==> flow/design.v <==
module gcd (
    input  logic        clk_i,
    input  logic        rst_i,
    input  logic        start_i,
    input  logic [31:0] a_i,
    input  logic [31:0] b_i,
    output logic        busy_o,
    output logic        valid_o,
    output logic [31:0] result_o
);
    logic [31:0] a, a_nxt;
    logic [31:0] b, b_nxt;
    logic [5:0]  k, k_nxt;           
    logic [31:0] result, result_nxt;
    typedef enum logic [3:0] {
        IDLE       = 4'b0000,
        LOAD       = 4'b0001,
        CHK_ZERO   = 4'b0010,
        FACTOR2    = 4'b0011,
        STRIP_A    = 4'b0100,
        STRIP_B    = 4'b0101,
        CMP        = 4'b0110,
        SUB        = 4'b0111,
        DONE       = 4'b1000
    } state_t;
    state_t state, state_nxt;
    logic a_is_zero, b_is_zero;
    logic both_even, a_even, b_even;
    logic a_gt_b;
    logic b_will_be_zero;           
    assign a_is_zero = (a == 0);
    assign b_is_zero = (b == 0);
    assign both_even = (a[0] == 0) && (b[0] == 0);
    assign a_even    = (a[0] == 0);
    assign b_even    = (b[0] == 0);
    assign a_gt_b    = (a > b);
    logic load_inputs, inc_k, shift_a, shift_b, swap, set_res;
    always_comb begin
        state_nxt   = state;
        load_inputs = 1'b0;
        inc_k       = 1'b0;
        shift_a     = 1'b0;
        shift_b     = 1'b0;
        swap        = 1'b0;
        set_res     = 1'b0;
        a_nxt      = a;
        b_nxt      = b;
        k_nxt      = k;
        result_nxt = result;
        b_will_be_zero = 1'b0;
        case (state)
            IDLE: begin
                if (start_i) begin
                    load_inputs = 1'b1;           
                    state_nxt   = LOAD;
                end
            end
            LOAD: begin
                a_nxt = a_i;                      
                b_nxt = b_i;
                k_nxt = 6'd0;                     
                state_nxt = CHK_ZERO;
            end
            CHK_ZERO: begin
                if (a_is_zero && b_is_zero) begin
                    set_res     = 1'b1;
                    result_nxt  = 32'd0;
                    state_nxt   = DONE;
                end else if (a_is_zero) begin
                    set_res     = 1'b1;
                    result_nxt  = b;
                    state_nxt   = DONE;
                end else if (b_is_zero) begin
                    set_res     = 1'b1;
                    result_nxt  = a;
                    state_nxt   = DONE;
                end else begin
                    state_nxt = FACTOR2;
                end
            end
            FACTOR2: begin
                if (both_even) begin
                    shift_a = 1'b1;
                    shift_b = 1'b1;
                    inc_k   = 1'b1;
                    a_nxt = a >> 1;
                    b_nxt = b >> 1;
                    k_nxt = k + 1'b1;
                    state_nxt = FACTOR2;           
                end else begin
                    state_nxt = STRIP_A;
                end
            end
            STRIP_A: begin
                if (a_even) begin
                    shift_a = 1'b1;
                    a_nxt   = a >> 1;
                    state_nxt = STRIP_A;
                end else begin
                    state_nxt = STRIP_B;
                end
            end
            STRIP_B: begin
                if (b_even) begin
                    shift_b = 1'b1;
                    b_nxt   = b >> 1;
                    state_nxt = STRIP_B;
                end else begin
                    state_nxt = CMP;
                end
            end
            CMP: begin
                if (a_gt_b) begin
                    swap  = 1'b1;
                    a_nxt = b;
                    b_nxt = a;
                end
                state_nxt = SUB;
            end
            SUB: begin
                b_nxt = b - a;                      
                b_will_be_zero = (b_nxt == 0);
                if (b_will_be_zero) begin
                    set_res     = 1'b1;
                    result_nxt  = a << k;         
                    state_nxt   = DONE;
                end else begin
                    state_nxt = STRIP_B;
                end
            end
            DONE: begin
                state_nxt = IDLE;                  
            end
            default: state_nxt = IDLE;            
        endcase
    end
    always_ff @(posedge clk_i or posedge rst_i) begin
        if (rst_i) begin
            a      <= 32'd0;
            b      <= 32'd0;
            k      <= 6'd0;
            result <= 32'd0;
        end else begin
            a      <= a_nxt;
            b      <= b_nxt;
            k      <= k_nxt;
            result <= result_nxt;
        end
    end
    always_ff @(posedge clk_i or posedge rst_i) begin
        if (rst_i)
            state <= IDLE;
        else
            state <= state_nxt;
    end
    always_ff @(posedge clk_i or posedge rst_i) begin
        if (rst_i) begin
            busy_o   <= 1'b0;
            valid_o  <= 1'b0;
            result_o <= 32'd0;
        end else begin
            busy_o   <= (state != IDLE) && (state != DONE);
            valid_o  <= set_res;                
            result_o <= result_nxt;
        end
    end
endmodule
---- Reports on gcd ----
What the tools print for gcd, step after step.
Lines are those of the file above, counted from 1.
A cell with -- has no value.
set-up
  top module .............................. gcd
  clock ................................... clk_i
  library ................................. sky130hd
  library corner .......................... tt_025C_1v80

---- Word level ----
Source: Yosys, flattened and elaborated, memories not mapped. Widths are those after wreduce. Registers that Yosys merges into a memory's read port (data or address) are not register bits. Print and check cells do not count. Equal cells are merged and count once.
storage and ports
  flip-flop bits (word level) ............. 108
  input port bits ......................... 67
  output and inout port bits .............. 34
  cells after elaboration ................. 77
operators by class
  add/sub/neg operators ................... 2
  magnitude comparators ................... 1
  equality and inequality tests ........... 15
  shift-type cells ........................ 1
  muxes and demuxes ....................... 29
  bitwise gates (word level) .............. 2
  reduce/logical cells .................... 18
operators with widths
  cell                                                      count
  32-bit two-way mux                                        10
  32-bit parallel mux with 5-bit select                     1
  32-bit parallel mux with 4-bit select                     1
  32-bit logical NOT                                        3
  32-bit parallel mux with 2-bit select                     1
  32-bit subtractor                                         1
  32-bit greater-than comparator                            1
  32-bit by 6-bit left shift with 32-bit output             1
  4-bit parallel mux with 8-bit select                      1
  4-bit two-way mux                                         5
  4-bit by 3-bit == test with 1-bit output with constant B  4
  2-bit inequality test with constant B                     6
  6-bit parallel mux with 2-bit select                      1
  3-bit AND reduction                                       3
  4-bit by 2-bit == test with 1-bit output with constant B  2
  4-bit inequality test with constant B                     2
  4-bit AND reduction                                       2
  4-bit nonzero test                                        2
  6-bit by 1-bit adder with 6-bit output with constant B    1
  6-bit two-way mux                                         1
  5-bit nonzero test                                        1
  1-bit two-way mux                                         5
  2-bit nonzero test                                        2
  4-bit by 1-bit == test with 1-bit output with constant B  1
  4-bit logical NOT                                         1
  1-bit logical AND                                         3
  3-bit two-way mux                                         1
  1-bit inverter                                            2
Other operator kinds: 3; their cells: 3.

---- Depth ----
Longest topological path by Yosys (ltp), each cell counted once; first at word level (registers and memories cut), then after technology mapping (sequential cells cut; the memories' decode and read muxes count).
depth
  word-level depth ........................ 5
  ABC_AREA ................................ 0
  depth in mapped cells ................... 17
  depth with buffers taken out ............ 15

---- After synthesis ----
Yosys stat after the flow's synthesis: flattened, memories mapped to cells. It holds for the ABC_AREA given above (unset counts as 0); a run with the other value may have another netlist.
The area totals of this step are shown rounded.
cell types
  type                       count  area in all (µm²)
  sky130_fd_sc_hd__dfrtp_1   108    2.7E+03
  sky130_fd_sc_hd__o21ai_0   123    615.59
  sky130_fd_sc_hd__nand2_1   156    585.562
  sky130_fd_sc_hd__a21oi_1   105    525.504
  sky130_fd_sc_hd__ha_1      35     437.92
  sky130_fd_sc_hd__mux2_4    27     405.389
  sky130_fd_sc_hd__mux4_2    17     382.867
  sky130_fd_sc_hd__nor2_1    90     337.824
  sky130_fd_sc_hd__clkbuf_1  89     334.07
  sky130_fd_sc_hd__mux2i_1   27     270.259
  sky130_fd_sc_hd__a22oi_1   33     247.738
  sky130_fd_sc_hd__a31oi_1   33     206.448
  sky130_fd_sc_hd__a221oi_1  21     183.926
  sky130_fd_sc_hd__inv_1     47     176.419
  sky130_fd_sc_hd__mux2_2    14     157.651
  sky130_fd_sc_hd__xor2_1    17     148.893
  sky130_fd_sc_hd__nor4_1    18     112.608
  sky130_fd_sc_hd__xnor2_1   12     105.101
Not listed: further types 57, cells in them 209.
mapped netlist
  mapped cells ............................ 1181
  cell area after synthesis ............... 9560 µm²
  area of sequential cells ................ 2700 µm²
  mapped flip-flops ....................... 108
  buffers ................................. 111

---- Timing after synthesis ----
Path of least setup slack by OpenSTA after synthesis, without wires, with an ideal clock, recovery checks aside; 20% of the period is set as input and as output delay. Where synthesis merged equal registers, the netlist keeps one of their names.
path post-synthesis
  path kind ............................... register to register
  start ................................... register a[8]
  end ..................................... register result[10]
  period .................................. 6.0 ns
  launch time at the first pin ............ 0.000 ns
  data arrival time ....................... 4.049 ns
  required time ........................... 5.875 ns
  slack ................................... 1.826 ns
  path delay .............................. 4.174 ns
  driving pins on the path ................ 18
  buffers on the path ..................... 4
  synthesis period reached ................ 4.174 ns
"path delay" is the arrival time less input delay plus setup time.
"driving pins on the path": output pins that drive a net of the path, with the launching flip-flop's if there is one; two outputs of one cell count as two.
"synthesis period reached" is the clock period less the worst setup slack; recovery checks do not enter. This is arithmetic on one report: input and output delays are still those of the set period (20% each).
The rows between start and end are the longest chain of elaborated cells between them; the timing report does not say that the signal goes this way. Where chains are equally long, one stands for them.
A line is the first line of the expression or statement that the cell stems from. Yosys adds cells for indexed reads and writes and turns some case tables into memories.
between the ends, post-synthesis
  cell sequence ........................... sky130_fd_sc_hd__dfrtp_1 > sky130_fd_sc_hd__clkbuf_1 > sky130_fd_sc_hd__inv_1 > sky130_fd_sc_hd__ha_1 > sky130_fd_sc_hd__buf_4 > sky130_fd_sc_hd__and4_1 > sky130_fd_sc_hd__nand3_1 > sky130_fd_sc_hd__a311o_1 > sky130_fd_sc_hd__a32oi_1 > sky130_fd_sc_hd__xor2_1 > sky130_fd_sc_hd__or4_1 > sky130_fd_sc_hd__nor4b_1 > sky130_fd_sc_hd__nand4_1 > sky130_fd_sc_hd__or4_4 > sky130_fd_sc_hd__o32a_2 > sky130_fd_sc_hd__buf_6 > sky130_fd_sc_hd__buf_12 > sky130_fd_sc_hd__mux2_4
  length of the longest elaborated chain .. 4
  elaborated cells on any way between the ends .. 12
RTL lines, path post-synthesis
  item                                   line  source
  from (decl)                            11    logic [31:0] a, a_nxt;
  from (assign)                          139   a      <= 32'd0;
  from (assign)                          144   a      <= a_nxt;
  32-bit subtractor                      121   b_nxt = b - a;
  32-bit logical NOT                     122   b_will_be_zero = (b_nxt == 0);
  32-bit two-way mux                     123   if (b_will_be_zero) begin
  32-bit parallel mux with 2-bit select  51    case (state)
  to (assign)                            142   result <= 32'd0;
  to (assign)                            147   result <= result_nxt;
  to (decl)                              14    logic [31:0] result, result_nxt;

---- Timing after layout ----
From the final timing report of job 1: the path of least setup slack in the routed layout; clock arrival at registers is part of the times.
path post-layout
  path kind ............................... register to register
  start ................................... register b[0]
  end ..................................... register result[19]
  period .................................. 8.27 ns
  launch time at the first pin ............ 0.38 ns
  data arrival time ....................... 5.50 ns
  required time ........................... 8.53 ns
  slack ................................... 3.04 ns
  driving pins on the path ................ 16
  buffers on the path ..................... 0
The rows between start and end are the longest chain of elaborated cells between them; the timing report does not say that the signal goes this way. Where chains are equally long, one stands for them.
between the ends, post-layout
  cell sequence ........................... sky130_fd_sc_hd__dfrtp_1 > sky130_fd_sc_hd__inv_1 > sky130_fd_sc_hd__ha_1 > sky130_fd_sc_hd__inv_1 > sky130_fd_sc_hd__fa_1 > sky130_fd_sc_hd__a211oi_1 > sky130_fd_sc_hd__o21ai_1 > sky130_fd_sc_hd__a21oi_1 > sky130_fd_sc_hd__o31ai_1 > sky130_fd_sc_hd__a211oi_1 > sky130_fd_sc_hd__xor2_1 > sky130_fd_sc_hd__and3_1 > sky130_fd_sc_hd__nand4_1 > sky130_fd_sc_hd__or4_4 > sky130_fd_sc_hd__o32a_2 > sky130_fd_sc_hd__mux2_4
  length of the longest elaborated chain .. 5
  elaborated cells on any way between the ends .. 12
RTL lines, path post-layout
  item                                   line  source
  from (decl)                            12    logic [31:0] b, b_nxt;
  from (assign)                          140   b      <= 32'd0;
  from (assign)                          145   b      <= b_nxt;
  32-bit logical NOT                     32    assign b_is_zero = (b == 0);
  32-bit two-way mux                     73    end else if (b_is_zero) begin
  32-bit two-way mux                     69    end else if (a_is_zero) begin
  32-bit two-way mux                     65    if (a_is_zero && b_is_zero) begin
  32-bit parallel mux with 2-bit select  51    case (state)
  to (assign)                            142   result <= 32'd0;
  to (assign)                            147   result <= result_nxt;
  to (decl)                              14    logic [31:0] result, result_nxt;

Subject: flow runs of gcd

Hi,

Flow measurements of gcd on sky130hd: 3 stored runs with different settings, listed in no order. Input and output delays are each 20% of the period that was set; the output load is 0.01 pF.
"period reached" = clock period - worst setup slack. The figure is calculated, with input and output delays left at 20% of the set period.
"time used up by the worst setup path" = time allowed to the worst setup path (clock period - input delay - output delay, where it has them) - its slack; a late launch clock adds to it, a late capture clock takes from it.
The results are shown rounded.

---- job 1 ----
settings
  CAP_MARGIN = 20
  CELL_PAD_IN_SITES_DETAIL_PLACEMENT = 1
  CORE_MARGIN = 8
  CORE_UTILIZATION = 42
  CTS_CLUSTER_DIAMETER = 126
  GPL_ROUTABILITY_DRIVEN = 0
  HOLD_SLACK_MARGIN = -0.02
  MAX_ROUTING_LAYER = met5
  MIN_ROUTING_LAYER = met2
  PLACE_DENSITY_LB_ADDON = 0.13
  period_ns = 8.27
  SLEW_MARGIN = 20
results
  post-route worst hold slack ............. 0.515 ns
  utilization after routing ............... 48.1%
  setup slack of the critical path ........ 3.04 ns
  chip area in the Yosys report ........... 9560 µm²
  setup TNS ............................... 0.000 ns
  time used up by the worst setup path .... 5.23 ns
  critical path kind ...................... register to register
  full die area ........................... 27800 µm²
  std-cell area (final layout) ............ 10800 µm²
  period reached .......................... 5.234 ns

---- job 2 ----
settings
  ABC_AREA = 1
  CAP_MARGIN = 10
  CELL_PAD_IN_SITES_DETAIL_PLACEMENT = 1
  CORE_MARGIN = 9
  CORE_UTILIZATION = 58
  GPL_TIMING_DRIVEN = 0
  MAX_ROUTING_LAYER = met4
  MIN_ROUTING_LAYER = met1
  PLACE_DENSITY = 0.64
  SETUP_SLACK_MARGIN = 1.22
  SLEW_MARGIN = 0
  TNS_END_PERCENT = 45
  period_ns = 5.26
results
  did not finish, placement stopped with DPL-0033

---- job 3 ----
settings
  ABC_AREA = 1
  CAP_MARGIN = 20
  CELL_PAD_IN_SITES_DETAIL_PLACEMENT = 1
  CORE_ASPECT_RATIO = 0.92
  CORE_UTILIZATION = 33
  CTS_CLUSTER_SIZE = 85
  GPL_ROUTABILITY_DRIVEN = 0
  GPL_TIMING_DRIVEN = 1
  MAX_ROUTING_LAYER = met4
  PLACE_DENSITY_LB_ADDON = 0.28
  SETUP_SLACK_MARGIN = 1.64
  SLEW_MARGIN = 5
  period_ns = 8.01
  CORE_MARGIN = 2
results
  post-route worst hold slack ............. 0.510 ns
  utilization after routing ............... 38.7%
  setup slack of the critical path ........ 4.27 ns
  chip area in the Yosys report ........... 10300 µm²
  setup TNS ............................... 0.000 ns
  time used up by the worst setup path .... 3.74 ns
  critical path kind ...................... register to register
  full die area ........................... 32700 µm²
  std-cell area (final layout) ............ 12000 µm²
  period reached .......................... 3.739 ns

Regards
